==> flow/design.v <==
`default_nettype none
module deserializer #(
    parameter ADDRW   = 24,
    parameter OPCODEW = 2
) (
    input  wire               clk,
    input  wire               rst_n,
    input  wire               spi_clk,
    input  wire               mosi,
    input  wire               cs_n,
    input  wire               aes_ready_in,
    input  wire               sha_ready_in,
    output reg                valid, 
    output reg  [OPCODEW-1:0] opcode,     
    output reg  [ADDRW-1:0]   key_addr,
    output reg  [ADDRW-1:0]   text_addr,
    output reg  [ADDRW-1:0]   dest_addr,
    output reg                valid_out
);
    localparam integer SHIFT_W = 1 + OPCODEW + (3 * ADDRW);
    localparam integer CW = $clog2(SHIFT_W + 1);
    localparam [CW-1:0] CNT_FULL = CW'(SHIFT_W) - 1;
    reg [1:0] r_clk;
    reg [1:0] r_cs_n;
    reg [1:0] r_mosi;    
    always @(posedge clk or negedge rst_n) begin
        if (!rst_n) begin        
            r_clk <= 2'b00;      
            r_cs_n <= 2'b11;     
            r_mosi <= 2'b00;
        end else begin
            r_clk <= {r_clk[0], spi_clk};
            r_cs_n <= {r_cs_n[0], cs_n};
            r_mosi <= {r_mosi[0], mosi};
        end
    end
    wire clk_posedge = (r_clk == 2'b01);   
    reg [CW-1:0] cnt;   
    reg [SHIFT_W-1:0] shift_reg;
    reg busy;   
    always @ (posedge clk or negedge rst_n) begin
        if (!rst_n) begin    
            cnt        <= {CW{1'b0}};
            shift_reg  <= {SHIFT_W{1'b0}};
            busy       <= 1'b0;
            valid      <= 1'b0;
            opcode     <= {OPCODEW{1'b0}};
            key_addr   <= {ADDRW{1'b0}};
            text_addr  <= {ADDRW{1'b0}};
            dest_addr  <= {ADDRW{1'b0}}; 
            valid_out  <= 1'b0;
        end else begin
            valid_out <= 1'b0;   
            if (~r_cs_n[1]) begin                      
                if (clk_posedge && !busy) begin
                    shift_reg <= {shift_reg[SHIFT_W-2:0], r_mosi[1]};
                    if (cnt == CNT_FULL) begin
                        busy <= 1'b1;                  
                        cnt  <= {CW{1'b0}};
                    end else begin
                        cnt <= cnt + 1'b1;             
                    end
                end
            end else begin
                if (!busy) begin
                    cnt       <= {CW{1'b0}};
                    shift_reg <= {SHIFT_W{1'b0}};
                end
            end
            if (shift_reg[3*ADDRW]) begin
                if (busy && sha_ready_in) begin
                    valid     <= shift_reg[SHIFT_W-1];
                    opcode    <= shift_reg[SHIFT_W-2 : 3*ADDRW];
                    key_addr  <= shift_reg[3*ADDRW-1 : 2*ADDRW]; 
                    text_addr <= shift_reg[2*ADDRW-1 : ADDRW];
                    dest_addr <= shift_reg[ADDRW-1 : 0];
                    valid_out <= 1'b1;   
                    busy      <= 1'b0;
                end
            end else begin
                if (busy && aes_ready_in) begin
                    valid     <= shift_reg[SHIFT_W-1];
                    opcode    <= shift_reg[SHIFT_W-2 : 3*ADDRW];
                    key_addr  <= shift_reg[3*ADDRW-1 : 2*ADDRW]; 
                    text_addr <= shift_reg[2*ADDRW-1 : ADDRW];
                    dest_addr <= shift_reg[ADDRW-1 : 0];
                    valid_out <= 1'b1;   
                    busy      <= 1'b0;
                end
            end
        end
    end
endmodule
module req_queue #(
    parameter ADDRW = 24,
    parameter OPCODEW = 2,
    parameter QDEPTH = 16
) (
    input wire clk,
    input wire rst_n,
    input wire valid_in,
    input wire ready_in_aes,
    input wire ready_in_sha,
    input wire [OPCODEW - 1:0] opcode,
    input wire [ADDRW - 1:0] key_addr,
    input wire [ADDRW - 1:0] text_addr,
    input wire [ADDRW - 1:0] dest_addr,
    output wire [3 * ADDRW + OPCODEW - 1:0] instr_aes,
    output wire valid_out_aes,
    output wire ready_out_aes,
    output wire [2 * ADDRW + OPCODEW - 1:0] instr_sha,
    output wire valid_out_sha,
    output wire ready_out_sha
);
    integer j, k;
    localparam integer SHA_INSTRW = 2 * ADDRW + OPCODEW;
    localparam integer AES_INSTRW = 3 * ADDRW + OPCODEW;
    localparam integer IDXW = (QDEPTH <= 1) ? 1 : $clog2(QDEPTH);
    localparam [IDXW - 1:0] LAST_IDX = IDXW'(QDEPTH - 1);
    reg [AES_INSTRW - 1:0] aesQueue [QDEPTH - 1:0];
    reg [IDXW - 1:0] aesReadIdx;
    reg [IDXW - 1:0] aesWriteIdx;
    reg aesFull;
    reg [SHA_INSTRW - 1:0] shaQueue [QDEPTH - 1:0];
    reg [IDXW - 1:0] shaReadIdx;
    reg [IDXW - 1:0] shaWriteIdx;
    reg shaFull;
    assign ready_out_aes = (aesReadIdx != aesWriteIdx || !aesFull) && rst_n;
    assign ready_out_sha = (shaReadIdx != shaWriteIdx || !shaFull) && rst_n;
    assign valid_out_aes = (aesReadIdx != aesWriteIdx || aesFull) && rst_n;
    assign valid_out_sha = (shaReadIdx != shaWriteIdx || shaFull) && rst_n;
    assign instr_aes = aesQueue[aesReadIdx];
    assign instr_sha = shaQueue[shaReadIdx];
    always @(posedge clk or negedge rst_n) begin 
        if (!rst_n) begin
            for (j = 0; j < QDEPTH; j = j + 1) aesQueue[j] <= {AES_INSTRW{1'b0}};
            aesReadIdx <= {IDXW{1'b0}};
            aesWriteIdx <= {IDXW{1'b0}};
            aesFull <= 0;
            for (k = 0; k < QDEPTH; k = k + 1) shaQueue[k] <= {SHA_INSTRW{1'b0}};
            shaReadIdx <= {IDXW{1'b0}};
            shaWriteIdx <= {IDXW{1'b0}};
            shaFull <= 0;
        end else begin
            if (valid_in) begin
                if (ready_out_aes) begin
                    if (opcode[0] == 0) begin
                        aesQueue[aesWriteIdx] <= {opcode, key_addr, text_addr, dest_addr};
                        if (aesWriteIdx == LAST_IDX) begin
                            if (aesReadIdx == {IDXW{1'b0}}) aesFull <= 1;
                            aesWriteIdx <= {IDXW{1'b0}};
                        end else begin
                            if (aesReadIdx == aesWriteIdx + 1) aesFull <= 1;
                            aesWriteIdx <= aesWriteIdx + 1;
                        end
                    end
                end
                if (ready_out_sha) begin
                    if (opcode[0] == 1) begin
                        shaQueue[shaWriteIdx] <= {opcode, text_addr, dest_addr};
                        if (shaWriteIdx == LAST_IDX) begin
                            if (shaReadIdx == {IDXW{1'b0}}) shaFull <= 1;
                            shaWriteIdx <= {IDXW{1'b0}};
                        end else begin
                            if (shaReadIdx == shaWriteIdx + 1) shaFull <= 1;
                            shaWriteIdx <= shaWriteIdx + 1;
                        end
                    end
                end
            end
            if (ready_in_aes && valid_out_aes) begin
                if (aesReadIdx == LAST_IDX) 
                    aesReadIdx <= {IDXW{1'b0}};
                else 
                    aesReadIdx <= aesReadIdx + 1;
                aesFull <= 0;
            end
            if (ready_in_sha && valid_out_sha) begin
                if (shaReadIdx == LAST_IDX) 
                    shaReadIdx <= {IDXW{1'b0}};
                else 
                    shaReadIdx <= shaReadIdx + 1;
                shaFull <= 0;
            end
        end
    end
endmodule
`default_nettype none
module aes_fsm #(
    parameter ADDRW = 24,
    parameter ACCEL_ID = 2'b10
)(
    input  wire              clk,
    input  wire              rst_n,
    input  wire              req_valid,
    input  wire [3*ADDRW+1:0] req_data,
    output reg               ready_req_out,      
    input wire               compq_ready_in,
    output reg [ADDRW-1:0]   compq_data_out,     
    output reg               valid_compq_out,    
    output reg               arb_req,
    input  wire              arb_grant,
    input  wire [2:0]        ack_in,
    output reg [ADDRW+7:0]   data_out
);
    localparam MEM_ID = 2'b00;
    localparam READY        = 4'b0000;
    localparam RDKEY        = 4'b0001;
    localparam WAIT_RDKEY   = 4'b0010;
    localparam RDTEXT       = 4'b0011;
    localparam WAIT_RDTXT   = 4'b0100;
    localparam HASHOP       = 4'b0101;
    localparam WAIT_HASHOP  = 4'b0110;
    localparam MEMWR        = 4'b0111;
    localparam WAIT_MEMWR   = 4'b1000;
    localparam COMPLETE     = 4'b1001;
    reg [3:0] state, next_state;
    reg [3*ADDRW+1:0] r_req_data;
    always @(posedge clk or negedge rst_n) begin
        if (!rst_n)
            state <= READY;
        else
            state <= next_state;
    end
    always @(*) begin
        next_state = state;
        case (state)
            READY: begin
                if (req_valid) next_state = RDKEY;
            end
            RDKEY: begin
                if (arb_grant) next_state = WAIT_RDKEY;
            end
            WAIT_RDKEY: begin
                if (ack_in == {1'b1, MEM_ID}) next_state = RDTEXT;
            end
            RDTEXT: begin
                if (arb_grant) next_state = WAIT_RDTXT;
            end
            WAIT_RDTXT: begin
                if (ack_in == {1'b1, MEM_ID}) next_state = HASHOP;
            end
            HASHOP: begin
                if (arb_grant) next_state = WAIT_HASHOP;
            end
            WAIT_HASHOP: begin
                if (ack_in == {1'b1, ACCEL_ID}) next_state = MEMWR;
            end
            MEMWR: begin
                if (arb_grant) next_state = WAIT_MEMWR;
            end
            WAIT_MEMWR: begin
                if (ack_in == {1'b1, MEM_ID}) next_state = COMPLETE;
            end
            COMPLETE: begin
                if (compq_ready_in) next_state = READY;
            end
            default: next_state = READY;
        endcase
    end
    always @(*) begin
        arb_req = 1'b0;
        ready_req_out = 1'b0;
        valid_compq_out = 1'b0;
        data_out = 'b0;
        compq_data_out = 'b0;
        case (state) 
            READY: begin
                ready_req_out = 1'b1;
            end
            RDKEY: begin
                arb_req = 1'b1;
                data_out = {r_req_data[3*ADDRW-1:2*ADDRW], 2'b00, ACCEL_ID, MEM_ID, 2'b00};
            end
            WAIT_RDKEY: begin
                data_out = {r_req_data[3*ADDRW-1:2*ADDRW], 2'b00, ACCEL_ID, MEM_ID, 2'b00};
            end
            RDTEXT: begin
                arb_req = 1'b1;
                data_out = {r_req_data[2*ADDRW-1:ADDRW], 2'b00, ACCEL_ID, MEM_ID, 2'b01};
            end
            WAIT_RDTXT: begin
                data_out = {r_req_data[2*ADDRW-1:ADDRW], 2'b00, ACCEL_ID, MEM_ID, 2'b01};
            end
            HASHOP: begin
                arb_req = 1'b1;
                data_out = {24'b0, r_req_data[3*ADDRW+1], 1'b0, ACCEL_ID, 4'b0011};
            end
            WAIT_HASHOP: begin
                data_out = {24'b0, r_req_data[3*ADDRW+1], 1'b0, ACCEL_ID, 4'b0011};
            end
            MEMWR: begin
                arb_req = 1'b1;
                data_out = {r_req_data[ADDRW-1:0], 2'b00, MEM_ID, ACCEL_ID, 2'b10};
            end
            WAIT_MEMWR: begin
                data_out = {r_req_data[ADDRW-1:0], 2'b00, MEM_ID, ACCEL_ID, 2'b10};
            end
            COMPLETE: begin
                compq_data_out = {r_req_data[ADDRW-1:0]};
                valid_compq_out = 1'b1;
            end
            default: begin
            end
        endcase
    end
    always @(posedge clk or negedge rst_n) begin
        if (!rst_n) begin
            r_req_data <= '0;
        end else if (req_valid && state == READY) begin
            r_req_data <= req_data;
        end
    end
endmodule
`default_nettype none
module sha_fsm #(
    parameter ADDRW = 24,
    parameter ACCEL_ID = 2'b01
)(
    input  wire              clk,
    input  wire              rst_n,
    input  wire              req_valid,
    input  wire [2*ADDRW+1:0] req_data,
    output reg               ready_req_out,      
    input wire               compq_ready_in,
    output reg [ADDRW-1:0]   compq_data_out,     
    output reg               valid_compq_out,    
    output reg               arb_req,
    input  wire              arb_grant,
    input  wire [2:0]        ack_in,
    output reg [ADDRW+7:0]   data_out
);
    localparam MEM_ID = 2'b00;
    localparam READY        = 4'b0000;
    localparam RDTEXT       = 4'b0001;
    localparam WAIT_RDTXT   = 4'b0010;
    localparam HASHOP       = 4'b0011;
    localparam WAIT_HASHOP  = 4'b0100;
    localparam MEMWR        = 4'b0101;
    localparam WAIT_MEMWR   = 4'b0110;
    localparam COMPLETE     = 4'b0111;
    reg [3:0] state, next_state;
    reg [2*ADDRW+1:0] r_req_data;
    always @(posedge clk or negedge rst_n) begin
        if (!rst_n)
            state <= READY;
        else
            state <= next_state;
    end
    always @(*) begin
        next_state = state;
        case (state)
            READY: begin
                if (req_valid) next_state = RDTEXT;
            end
            RDTEXT: begin
                if (arb_grant) next_state = WAIT_RDTXT;
            end
            WAIT_RDTXT: begin
                if (ack_in == {1'b1, MEM_ID}) next_state = HASHOP;
            end
            HASHOP: begin
                if (arb_grant) next_state = WAIT_HASHOP;
            end
            WAIT_HASHOP: begin
                if (ack_in == {1'b1, ACCEL_ID}) next_state = MEMWR;
            end
            MEMWR: begin
                if (arb_grant) next_state = WAIT_MEMWR;
            end
            WAIT_MEMWR: begin
                if (ack_in == {1'b1, MEM_ID}) next_state = COMPLETE;
            end
            COMPLETE: begin
                if (compq_ready_in) next_state = READY;
            end
            default: next_state = READY;
        endcase
    end
    always @(*) begin
        arb_req = 1'b0;
        ready_req_out = 1'b0;
        valid_compq_out = 1'b0;
        data_out = 'b0;
        compq_data_out = 'b0;
        case (state) 
            READY: begin
                ready_req_out = 1'b1;
            end
            RDTEXT: begin
                arb_req = 1'b1;
                data_out = {r_req_data[2*ADDRW-1:ADDRW], 2'b00, ACCEL_ID, MEM_ID, 2'b01};
            end
            WAIT_RDTXT: begin
                data_out = {r_req_data[2*ADDRW-1:ADDRW], 2'b00, ACCEL_ID, MEM_ID, 2'b01};
            end
            HASHOP: begin
                arb_req = 1'b1;
                data_out = {24'b0, r_req_data[2*ADDRW+1], 1'b0, ACCEL_ID, 4'b0011};
            end
            WAIT_HASHOP: begin
                data_out = {24'b0, r_req_data[2*ADDRW+1], 1'b0, ACCEL_ID, 4'b0011};
            end
            MEMWR: begin
                arb_req = 1'b1;
                data_out = {r_req_data[ADDRW-1:0], 2'b00, MEM_ID, ACCEL_ID, 2'b10};
            end
            WAIT_MEMWR: begin
                data_out = {r_req_data[ADDRW-1:0], 2'b00, MEM_ID, ACCEL_ID, 2'b10};
            end
            COMPLETE: begin
                compq_data_out = {r_req_data[ADDRW-1:0]};
                valid_compq_out = 1'b1;
            end
            default: begin
            end
        endcase
    end
    always @(posedge clk or negedge rst_n) begin
        if (!rst_n) begin
            r_req_data <= '0;
        end else if (req_valid && state == READY) begin
            r_req_data <= req_data;
        end
    end
endmodule
`default_nettype none
module bus_arbiter #(
    parameter ADDRW = 24
    ) (
    input wire clk,
    input wire rst_n,
    input wire sha_req,
    input wire aes_req,
    input wire [ADDRW+7:0] sha_data_in,
    input wire [ADDRW+7:0] aes_data_in,
    input wire bus_ready,
    output reg [7:0] data_out,
    output reg valid_out, 
    output wire aes_grant,
    output wire sha_grant,
    output wire [1:0] curr_mode_top,
    output wire [1:0] counter_top
);
localparam AES = 2'b01;
localparam SHA = 2'b10;
reg last_serviced;  
reg [1:0] curr_mode;  
reg [1:0] counter;
assign curr_mode_top = curr_mode;
assign counter_top = counter;
always @(*) begin
    if (counter == 2'b00) begin
        if (curr_mode == AES) begin
            data_out = aes_data_in[7:0];
            valid_out = 1'b1;
        end else if (curr_mode == SHA) begin
            data_out = sha_data_in[7:0];
            valid_out = 1'b1;
        end else begin
            data_out = 8'b0;  
            valid_out = 1'b0;
        end
    end else if (counter == 2'b01) begin
        if (curr_mode == AES) begin
            data_out = aes_data_in[15:8];
            valid_out = 1'b1;
        end else if (curr_mode == SHA) begin
            data_out = sha_data_in[15:8];
            valid_out = 1'b1;
        end else begin
            data_out = 8'b0;  
            valid_out = 1'b0;
        end
    end else if (counter == 2'b10) begin
        if (curr_mode == AES) begin
            data_out = aes_data_in[23:16];
            valid_out = 1'b1;
        end else if (curr_mode == SHA) begin
            data_out = sha_data_in[23:16];
            valid_out = 1'b1;
        end else begin
            data_out = 8'b0;  
            valid_out = 1'b0;
        end
    end else begin
        if (curr_mode == AES) begin
            data_out = aes_data_in[31:24];
            valid_out = 1'b1;
        end else if (curr_mode == SHA) begin
            data_out = sha_data_in[31:24];
            valid_out = 1'b1;
        end else begin
            data_out = 8'b0;  
            valid_out = 1'b0;
        end
    end
end
always @(posedge clk or negedge rst_n) begin
    if (!rst_n) begin
        last_serviced <= 1'b0;
        curr_mode <= 2'b00;
        counter <= 2'b00;
    end else begin
        if (curr_mode != 2'b00) begin
            if (bus_ready) counter <= counter + 1;
        end else begin
            if (sha_req && aes_req) begin 
                curr_mode <= last_serviced ? 2'b10 : 2'b01;
            end else if (aes_req) begin 
                curr_mode <= 2'b01;
            end else if (sha_req) begin
                curr_mode <= 2'b10;
            end else begin
                curr_mode <= 2'b00;
                counter <= 2'b00;
            end
        end
        if (counter == 2'b11 && bus_ready) begin
            if (curr_mode == AES) curr_mode <= (sha_req) ? SHA : 2'b00;
            else if (curr_mode == SHA) curr_mode <= (aes_req) ? AES : 2'b00;
        end
        if (curr_mode == AES) last_serviced <= 1'b1;
        else if (curr_mode == SHA) last_serviced <= 1'b0;
    end
end
assign aes_grant = (curr_mode == AES);
assign sha_grant = (curr_mode == SHA);
endmodule
module comp_queue #(
    parameter ADDRW  = 24,
    parameter QDEPTH = 32
)(
    input  wire clk,
    input  wire rst_n,
    input  wire                 valid_in_aes,
    input  wire                 valid_in_sha,
    input  wire [ADDRW-1:0]     dest_addr_aes,
    input  wire [ADDRW-1:0]     dest_addr_sha,
    output reg                  ready_out_aes,
    output reg                  ready_out_sha,
    output reg [ADDRW-1:0]      data_out,
    output reg                  valid_out,
    input  wire                 ready_in
);
    reg [ADDRW-1:0] mem [0:QDEPTH-1];
    localparam integer IDXW = (QDEPTH <= 1) ? 1 : $clog2(QDEPTH);
    localparam integer COUNTW = (QDEPTH <= 1) ? 1 : $clog2(QDEPTH + 1);
    localparam [IDXW-1:0] LAST_IDX = IDXW'(QDEPTH - 1);
    localparam [COUNTW-1:0] COUNT_MAX = QDEPTH;
    function [IDXW-1:0] increment_ptr;
        input [IDXW-1:0] val;
        increment_ptr = (val == LAST_IDX) ? {IDXW{1'b0}} : val + 1'b1;
    endfunction
    reg [IDXW-1:0] head, tail;
    reg [COUNTW-1:0] count;
    wire full  = (count == COUNT_MAX);
    wire empty = (count == {COUNTW{1'b0}});  
    reg rr_select;
    wire both_valid = valid_in_aes && valid_in_sha;
    wire aes_sel = (both_valid && !rr_select) || (valid_in_aes && !valid_in_sha);
    wire sha_sel = (both_valid && rr_select)  || (valid_in_sha && !valid_in_aes);
    wire enq_valid = (aes_sel && valid_in_aes) || (sha_sel && valid_in_sha);
    wire [ADDRW-1:0] enq_data =
        aes_sel ? dest_addr_aes :
        sha_sel ? dest_addr_sha :
        {ADDRW{1'b0}};
    wire enq_ready = !full;
    always @(*) begin
        ready_out_aes = !full && aes_sel;
        ready_out_sha = !full && sha_sel;
    end
    wire do_enq = enq_valid && enq_ready;
    wire do_deq = valid_out && ready_in;
    always @(posedge clk or negedge rst_n) begin
        if (!rst_n) begin
            head <= {IDXW{1'b0}};
            tail <= {IDXW{1'b0}};
            count <= {COUNTW{1'b0}};
            rr_select <= 0;
            valid_out <= 0;
            data_out <= 0;
        end else begin
            if (do_enq) begin
                mem[tail] <= enq_data;
                tail <= increment_ptr(tail);
            end
            if (both_valid)
                rr_select <= ~rr_select;
            if (!empty && !valid_out) begin
                data_out <= mem[head];
                valid_out <= 1;
            end
            if (do_deq) begin
                head <= increment_ptr(head);
                valid_out <= 0;
            end
            if (do_enq && do_deq)
                count <= count;
            else if (do_enq)
                count <= count + 1;
            else if (do_deq)
                count <= count - 1;
        end
    end
endmodule
module serializer #(
    parameter ADDRW = 24
) (
    input wire clk,
    input wire rst_n,       
    input wire n_cs,         
    input wire spi_clk,
    input wire valid_in,
    input wire [ADDRW-1:0]      addr,
    output reg  miso,
    output wire ready_out,
    output reg  err           
);
    localparam integer SHIFT_W  = ADDRW + 1;  
    localparam integer CW = (SHIFT_W <= 1) ? 1 : $clog2(SHIFT_W + 1);
    localparam [CW-1:0] CNT_INIT = CW'(SHIFT_W - 1);
    reg [CW-1:0] cnt;                                
    reg [SHIFT_W-1:0] PISOreg;                       
    reg [1:0] clkstat;                               
    wire negedgeSPI = (clkstat == 2'b10);            
    reg [1:0] sync_n_cs;                        
    reg [1:0] hist;                             
    reg valid_ncs;                              
    reg idle;                                   
    assign ready_out = idle && ~valid_ncs && negedgeSPI;
    always @(posedge clk or negedge rst_n) begin 
        if (!rst_n) begin
            clkstat <=0;
        end else begin
            clkstat <= {clkstat[0], spi_clk};
        end
    end
    always @(posedge clk or negedge rst_n) begin
        if (!rst_n) begin
            sync_n_cs <= 2'b11;                      
        end else begin
            sync_n_cs <= {sync_n_cs[0], n_cs};       
        end
    end
    always@(posedge clk or negedge rst_n) begin 
        if (!rst_n) begin  
            hist            <= 2'b11;
            valid_ncs       <= 1'b1;                       
        end else begin
            if (negedgeSPI) begin
                hist <= {hist[0], sync_n_cs[1]};           
                if (hist[1] == hist[0]) begin
                    valid_ncs <= hist[1]; 
                end
            end
        end
    end
    always @(posedge clk or negedge rst_n) begin
        if (!rst_n) begin 
            idle        <= 1;
            cnt         <= CNT_INIT;
            PISOreg     <= 0;
            miso        <= 1'b0;
            err         <= 1'b0;
        end
        else if (~valid_ncs) begin
            if (valid_in && idle && negedgeSPI) begin
                PISOreg     <= {1'b1 , addr};
                idle        <= 0;
                cnt         <= CNT_INIT;
                miso        <= 1'b1;
            end else if (negedgeSPI && !idle) begin
                miso        <= PISOreg[SHIFT_W-1];
                PISOreg     <= {PISOreg[SHIFT_W-2:0], 1'b0};
                if (cnt != 1) begin
                    cnt <= cnt - 1;
                end else begin 
                    idle <= 1;
                end
            end
        end else if (valid_ncs && !idle) begin  
            err         <= 1'b1;
            idle        <= 1;
            cnt         <= CNT_INIT;
            PISOreg     <= 0;
            miso        <= 1'b0;
        end else begin
            err <= 1'b0;
        end
    end
endmodule
`default_nettype none
module tt_um_control_top #(
  parameter ADDRW = 24,
  parameter OPCODEW = 2,
  parameter REQ_QDEPTH = 4,
  parameter COMP_QDEPTH = 4
  ) (
    input  wire       ena,       
    input  wire       clk,       
    input  wire       rst_n,     
    input  wire [7:0] ui_in, 
    output wire [7:0] uo_out, 
    input  wire [7:0] uio_in,     
    output wire [7:0] uio_out, 
    output wire [7:0] uio_oe      
);
  wire [7:0] in_bus = ui_in | uio_in;
  wire mosi = in_bus[0];
  wire spi_clk = in_bus[1];
  wire cs_n = in_bus[2];
  wire bus_ready = in_bus[3];
  wire [2:0] ack_in = in_bus[6:4];   
  wire miso;
  wire [7:0] data_bus_out;
  wire data_bus_valid;
  wire [7:0] out_bus;
  assign out_bus[0] = miso;
  assign out_bus[6:1] = data_bus_out[6:1];
  assign out_bus[7] = data_bus_valid;
  assign uio_out = out_bus;
  assign uo_out = out_bus;
  assign uio_oe = 8'b0 & {8{&{1'b0, ena, in_bus[7], data_bus_out[7], data_bus_out[0], 
                              valid, serializer_err, curr_mode_top, counter_top}}};
  localparam AES_INSTRW = 3*ADDRW + OPCODEW;
  localparam SHA_INSTRW = 2*ADDRW + OPCODEW;
  wire valid;
  wire [OPCODEW-1:0] opcode;
  wire [ADDRW-1:0] key_addr;
  wire [ADDRW-1:0] text_addr;
  wire [ADDRW-1:0] dest_addr;
  wire req_q_valid;
  deserializer #(.ADDRW(ADDRW), .OPCODEW(OPCODEW)) 
  deserializer_inst(.clk(clk), .rst_n(rst_n), .spi_clk(spi_clk), .mosi(mosi), .cs_n(cs_n), 
                    .aes_ready_in(aes_queue_ready), .sha_ready_in(sha_queue_ready), 
                    .valid(valid), .opcode(opcode), .key_addr(key_addr), .text_addr(text_addr), 
                    .dest_addr(dest_addr), .valid_out(req_q_valid));
  wire aes_fsm_ready, sha_fsm_ready;
  wire [AES_INSTRW-1:0] instr_aes;
  wire [SHA_INSTRW-1:0] instr_sha;
  wire valid_out_aes, valid_out_sha;
  wire aes_queue_ready, sha_queue_ready;
  req_queue #(.ADDRW(ADDRW), .OPCODEW(OPCODEW), .QDEPTH(REQ_QDEPTH)) 
  req_queue_inst(.clk(clk), .rst_n(rst_n), .valid_in(req_q_valid), .ready_in_aes(aes_fsm_ready), 
                 .ready_in_sha(sha_fsm_ready), .opcode(opcode), .key_addr(key_addr), .text_addr(text_addr), 
                 .dest_addr(dest_addr), .instr_aes(instr_aes), .valid_out_aes(valid_out_aes), 
                 .ready_out_aes(aes_queue_ready), .instr_sha(instr_sha), .valid_out_sha(valid_out_sha), 
                 .ready_out_sha(sha_queue_ready));
  wire compq_ready_aes, compq_ready_sha;
  wire [ADDRW-1:0] compq_aes_data, compq_sha_data;
  wire compq_aes_valid, compq_sha_valid;
  aes_fsm #(.ADDRW(ADDRW)) aes_fsm_inst (.clk(clk), .rst_n(rst_n), .req_valid(valid_out_aes), 
                                         .req_data(instr_aes), .ready_req_out(aes_fsm_ready), 
                                         .compq_ready_in(compq_ready_aes), .compq_data_out(compq_aes_data), 
                                         .valid_compq_out(compq_aes_valid), .arb_req(aes_arb_req), 
                                         .arb_grant(aes_arb_grant), .ack_in(ack_in), .data_out(aes_fsm_data));
  sha_fsm #(.ADDRW(ADDRW)) sha_fsm_inst (.clk(clk), .rst_n(rst_n), .req_valid(valid_out_sha), .req_data(instr_sha), 
                                         .ready_req_out(sha_fsm_ready), .compq_ready_in(compq_ready_sha), 
                                         .compq_data_out(compq_sha_data), .valid_compq_out(compq_sha_valid), 
                                         .arb_req(sha_arb_req), .arb_grant(sha_arb_grant), .ack_in(ack_in), 
                                         .data_out(sha_fsm_data));
  wire aes_arb_req, sha_arb_req;
  wire [ADDRW+7:0] aes_fsm_data, sha_fsm_data;
  wire aes_arb_grant, sha_arb_grant;
  wire [1:0] curr_mode_top;
  wire [1:0] counter_top;
  bus_arbiter #(.ADDRW(ADDRW)) 
  bus_arbiter_inst (.clk(clk), .rst_n(rst_n), .sha_req(sha_arb_req), .aes_req(aes_arb_req), .sha_data_in(sha_fsm_data), 
                    .aes_data_in(aes_fsm_data), .bus_ready(bus_ready), .data_out(data_bus_out), .valid_out(data_bus_valid), 
                    .aes_grant(aes_arb_grant), .sha_grant(sha_arb_grant), .curr_mode_top(curr_mode_top), .counter_top(counter_top));
  wire [ADDRW-1:0] compq_data;
  wire compq_valid_out;
  wire compq_ready_in;
  comp_queue #(.ADDRW(ADDRW), .QDEPTH(COMP_QDEPTH)) 
  comp_queue_inst (.clk(clk), .rst_n(rst_n), .valid_in_aes(compq_aes_valid), .valid_in_sha(compq_sha_valid), 
                   .dest_addr_aes(compq_aes_data), .dest_addr_sha(compq_sha_data), .ready_out_aes(compq_ready_aes), 
                   .ready_out_sha(compq_ready_sha), .data_out(compq_data), .valid_out(compq_valid_out), .ready_in(compq_ready_in));
  wire serializer_err;
  serializer #(.ADDRW(ADDRW)) 
  serializer_inst(.clk(clk), .rst_n(rst_n), .n_cs(cs_n), .spi_clk(spi_clk), .valid_in(compq_valid_out), .addr(compq_data), 
                  .miso(miso), .ready_out(compq_ready_in), .err(serializer_err));
endmodule
Reports on tt_um_control_top
Tool output for the design above, in the order of the flow.
Line numbers count from 1 in the design file above.
Operators carry their Yosys type and port widths (W data, S select, Z words).
{"block": "design", "top": "tt_um_control_top", "clk_port": "clk", "library": "sky130hd", "corner": "tt_025C_1v80"}

Elaborated design
Source: Yosys, flattened and elaborated. Widths are those after wreduce. Registers that Yosys merges into a memory's read port (data or address) are not register bits. Print and check cells do not count. Equal cells are merged and count once.
{"block": "bits", "latch_bits": 0, "ramBits": 0, "clocked_rd_ports_x_width": 0, "n_memories": 0, "out_inout_bits": 24, "regBits": 970, "rom_bits": 0}
{"block": "op_classes", "muxes": 133, "bitwise": 5, "div": 0, "n_eq": 81, "cmp": 0, "reduce_and_logical": 109, "addsub": 11, "n_mul": 0, "shifts": 0}
{"block": "op_table", "cell": "$mux W24", "n": 13}
{"block": "op_table", "cell": "$pmux W74 S4", "n": 1}
{"block": "op_table", "cell": "$mux W74", "n": 3}
{"block": "op_table", "cell": "$pmux W50 S4", "n": 1}
{"block": "op_table", "cell": "$pmux W31 S4", "n": 1}
{"block": "op_table", "cell": "$mux W7", "n": 15}
{"block": "op_table", "cell": "$mux W25", "n": 4}
{"block": "op_table", "cell": "$pmux W24 S4", "n": 1}
{"block": "op_table", "cell": "$pmux W31 S3", "n": 1}
{"block": "op_table", "cell": "$mux W4", "n": 17}
{"block": "op_table", "cell": "$eq A2 B32 Y1", "n": 2}
{"block": "op_table", "cell": "$mux W1", "n": 45}
{"block": "op_table", "cell": "$mux W2", "n": 22}
{"block": "op_table", "cell": "$pmux W4 S10", "n": 1}
{"block": "op_table", "cell": "$ne A2 B1 Y1 const B", "n": 18}
{"block": "op_table", "cell": "$reduce_and A4 Y1", "n": 9}
{"block": "op_table", "cell": "$logic_and A1 B1 Y1", "n": 32}
{"block": "op_table", "cell": "$eq A2 B2 Y1 const B", "n": 16}
{"block": "op_table", "cell": "$eq A4 B3 Y1 const B", "n": 8}
{"block": "op_table", "cell": "$pmux W4 S8", "n": 1}
{"block": "op_table", "cell": "$mux W5", "n": 5}
{"block": "op_table", "cell": "$reduce_and A3 Y1", "n": 8}
{"block": "op_table", "cell": "$reduce_bool A2 Y1", "n": 11}
{"block": "op_table", "cell": "$eq A2 B1 Y1 const B", "n": 9}
{"block": "op_table", "cell": "$ne A2 B2 Y1 const B", "n": 8}
{"block": "op_table", "cell": "$eq A4 B2 Y1 const B", "n": 4}
{"block": "op_table", "cell": "$logic_not A2 Y1", "n": 7}
{"block": "op_table", "cell": "$reduce_or A2 Y1", "n": 7}
Not listed: further kinds 29, cells in them 69.

Depth
Depth = most cells in a row (Yosys ltp): at word level without a register or memory, in the mapped netlist without a sequential cell, where the memories' decode and read muxes count.
{"block": "depth", "ltp_word": 11, "ABC_AREA": 1, "depth_mapped": 14, "ltp_nobuf": 11}

After synthesis
Yosys stat after the flow's synthesis: flattened, memories mapped to cells. It holds for the ABC_AREA given above (unset counts as 0); a run with the other value may have another netlist.
{"block": "by_type", "type": "sky130_fd_sc_hd__dfrtp_1", "n": 750, "area_total_um2": 18768}
{"block": "by_type", "type": "sky130_fd_sc_hd__nand2_1", "n": 1266, "area_total_um2": 4.75E+03}
{"block": "by_type", "type": "sky130_fd_sc_hd__o21ai_0", "n": 687, "area_total_um2": 3.44E+03}
{"block": "by_type", "type": "sky130_fd_sc_hd__edfxtp_1", "n": 96, "area_total_um2": 2.88E+03}
{"block": "by_type", "type": "sky130_fd_sc_hd__inv_1", "n": 435, "area_total_um2": 1.63E+03}
{"block": "by_type", "type": "sky130_fd_sc_hd__o22ai_1", "n": 208, "area_total_um2": 1.3E+03}
{"block": "by_type", "type": "sky130_fd_sc_hd__clkbuf_1", "n": 207, "area_total_um2": 776.995}
{"block": "by_type", "type": "sky130_fd_sc_hd__nand3_1", "n": 139, "area_total_um2": 695.667}
{"block": "by_type", "type": "sky130_fd_sc_hd__o21ai_1", "n": 110, "area_total_um2": 550.528}
{"block": "by_type", "type": "sky130_fd_sc_hd__nor2_1", "n": 131, "area_total_um2": 491.722}
{"block": "by_type", "type": "sky130_fd_sc_hd__ha_1", "n": 35, "area_total_um2": 437.92}
{"block": "by_type", "type": "sky130_fd_sc_hd__a21oi_1", "n": 77, "area_total_um2": 385.37}
{"block": "by_type", "type": "sky130_fd_sc_hd__buf_2", "n": 67, "area_total_um2": 335.322}
{"block": "by_type", "type": "sky130_fd_sc_hd__buf_4", "n": 40, "area_total_um2": 300.288}
{"block": "by_type", "type": "sky130_fd_sc_hd__dfstp_2", "n": 10, "area_total_um2": 262.752}
{"block": "by_type", "type": "sky130_fd_sc_hd__o31ai_1", "n": 15, "area_total_um2": 112.608}
{"block": "by_type", "type": "sky130_fd_sc_hd__nor2_2", "n": 7, "area_total_um2": 43.792}
{"block": "by_type", "type": "sky130_fd_sc_hd__xnor2_1", "n": 5, "area_total_um2": 43.792}
Not listed: further types 19, cells in them 41.
{"block": "synth_totals", "cells": 4326, "n_buf": 317, "mapped_area_um2": 37498.5, "ffs": 856}

Timing after synthesis
OpenSTA on the mapped netlist: ideal clock, no wires. The path of least setup slack (recovery checks aside). Input and output delay are each 20% of the period. Register names are those of the netlist, which keeps one name where synthesis merged equal registers.
{"block": "synth_path", "path_type": "reg2out", "startpoint": "register bus_arbiter_inst.curr_mode[0]", "endpoint": "output uo_out[4]", "tclk_ns": 10.0, "path_delay_ns": 1.772, "required_time_ns": 8.000, "launch_ns": 0.000, "slack_ns": 6.228, "stages": 11, "arrival_ns": 1.772, "period_less_setup_slack_ns": 3.772}
"path_delay_ns" is the arrival time less input delay plus setup time.
At an output port there is no setup time.
"stages": output pins that drive a net of the path, with the launching flip-flop's if there is one; two outputs of one cell count as two.
"period_less_setup_slack_ns" is the clock period less the worst setup slack; recovery checks do not enter. This is arithmetic on one report: input and output delays are still those of the set period (20% each).
A register here has more assigning lines than the two given.
{"block": "synth_between", "path_cell_list": "sky130_fd_sc_hd__dfrtp_1 sky130_fd_sc_hd__ha_1 sky130_fd_sc_hd__buf_2 sky130_fd_sc_hd__inv_1 sky130_fd_sc_hd__buf_2 sky130_fd_sc_hd__buf_1 sky130_fd_sc_hd__nand3_1 sky130_fd_sc_hd__nand3_1 sky130_fd_sc_hd__nand2_1 sky130_fd_sc_hd__nand2_1 sky130_fd_sc_hd__buf_4", "cells_between": 13, "classes_between": "eq/ne: 2; mux: 11"}
{"block": "synth_lines", "item": "from (decl)", "line": 448, "source": "reg [1:0] curr_mode;"}
{"block": "synth_lines", "item": "from (assign)", "line": 509, "source": "curr_mode <= last_serviced ? 2'b10 : 2'b01;"}
{"block": "synth_lines", "item": "from (assign)", "line": 520, "source": "if (curr_mode == AES) curr_mode <= (sha_req) ? SHA : 2'b00;"}
{"block": "synth_lines", "item": "to (decl)", "line": 704, "source": "output wire [7:0] uo_out,"}
No chain of elaborated cells between the ends is given.

Worst path after layout
Path of least setup slack in the final report of flow run 1 (OpenROAD, finished layout, wires in). Where an end is a register, its clock arrival counts in the times.
{"block": "layout_path", "path_type": "reg2out", "startpoint": "register bus_arbiter_inst.curr_mode[1]", "endpoint": "output uo_out[6]", "required_time_ns": 6.37, "launch_ns": 0.68, "tclk_ns": 7.96, "arrival_ns": 5.00, "stages": 10, "slack_ns": 1.37}
A register here has more assigning lines than the two given.
{"block": "layout_between", "path_cell_list": "sky130_fd_sc_hd__dfrtp_1 sky130_fd_sc_hd__inv_1 sky130_fd_sc_hd__ha_1 sky130_fd_sc_hd__clkinv_1 sky130_fd_sc_hd__nand3_1 sky130_fd_sc_hd__o21ai_0 sky130_fd_sc_hd__nor2_1 sky130_fd_sc_hd__nand2_1 sky130_fd_sc_hd__nor2_1 sky130_fd_sc_hd__clkdlybuf4s50_1", "cells_between": 13, "classes_between": "eq/ne: 2; mux: 11"}
{"block": "layout_lines", "item": "from (decl)", "line": 448, "source": "reg [1:0] curr_mode;"}
{"block": "layout_lines", "item": "from (assign)", "line": 509, "source": "curr_mode <= last_serviced ? 2'b10 : 2'b01;"}
{"block": "layout_lines", "item": "from (assign)", "line": 520, "source": "if (curr_mode == AES) curr_mode <= (sha_req) ? SHA : 2'b00;"}
{"block": "layout_lines", "item": "to (decl)", "line": 704, "source": "output wire [7:0] uo_out,"}
No chain of elaborated cells between the ends is given.

Add stored flow runs of tt_um_control_top

Top module tt_um_control_top; platform sky130hd; tools Yosys and OpenROAD; 3 stored runs in no particular order. Input and output delays are each 20% of the period that was set; the output load is 0.01 pF.
"achievedPeriod_ns" means the clock period less the worst setup slack. The figure is calculated, with input and output delays left at 20% of the set period.
By "worst_path_allowed_less_slack_ns" is meant the share of the clock period that the worst setup path is allowed (20% is reserved at inputs, 20% at outputs), minus its slack. Clock arrival times at its registers enter into it.
"design_power_uw" rests on the timing tool's default activity at the inputs, not on a simulated workload.

{"run": "flow run 1", "settings": { "ABC_AREA": 1, "CELL_PAD_IN_SITES_DETAIL_PLACEMENT": 1, "CELL_PAD_IN_SITES_GLOBAL_PLACEMENT": 0, "CORE_MARGIN": 9, "CORE_UTILIZATION": 47, "GPL_ROUTABILITY_DRIVEN": 0, "MIN_ROUTING_LAYER": "met2", "PLACE_DENSITY_LB_ADDON": 0.28, "SETUP_SLACK_MARGIN": 0.88, "SLEW_MARGIN": 35, "period_ns": 7.96, "CAP_MARGIN": 20 }, "results": { "ys_area_um2": 37498.5, "die_footprint_um2": 90276.2, "layout_stdcell_area_um2": 41587.4, "finalUtil_frac": 0.526, "setup_ws_ns": 1.373, "setup_tns_ns": 0.000, "final_hold_ws_ns": 0.350, "design_power_uw": 13998, "achievedPeriod_ns": 6.587, "worst_path_allowed_less_slack_ns": 5.00, "worstPathKind": "reg2out" }}
{"run": "flow run 2", "settings": { "ABC_AREA": 0, "CAP_MARGIN": 10, "CORE_MARGIN": 3, "CORE_UTILIZATION": 63, "GPL_TIMING_DRIVEN": 1, "MAX_ROUTING_LAYER": "met4", "SETUP_SLACK_MARGIN": 0.15, "SLEW_MARGIN": 30, "TNS_END_PERCENT": 30, "period_ns": 3.49 }, "results": { "ys_area_um2": 35853.1, "die_footprint_um2": 59807.1, "layout_stdcell_area_um2": 39897.0, "finalUtil_frac": 0.716, "setup_ws_ns": 0.119, "setup_tns_ns": 0.000, "final_hold_ws_ns": 0.352, "design_power_uw": 26423, "achievedPeriod_ns": 3.371, "worst_path_allowed_less_slack_ns": 2.67, "worstPathKind": "reg2out" }}
{"run": "flow run 3", "settings": { "SETUP_SLACK_MARGIN": -0.34, "period_ns": 5.86, "CAP_MARGIN": 20, "CORE_MARGIN": 2, "CORE_UTILIZATION": 40, "SLEW_MARGIN": 20 }, "results": { "ys_area_um2": 35853.1, "die_footprint_um2": 92042.5, "layout_stdcell_area_um2": 39819.4, "finalUtil_frac": 0.449, "setup_ws_ns": 0.884, "setup_tns_ns": 0.000, "final_hold_ws_ns": 0.355, "design_power_uw": 15332, "achievedPeriod_ns": 4.976, "worst_path_allowed_less_slack_ns": 3.80, "worstPathKind": "reg2out" }}
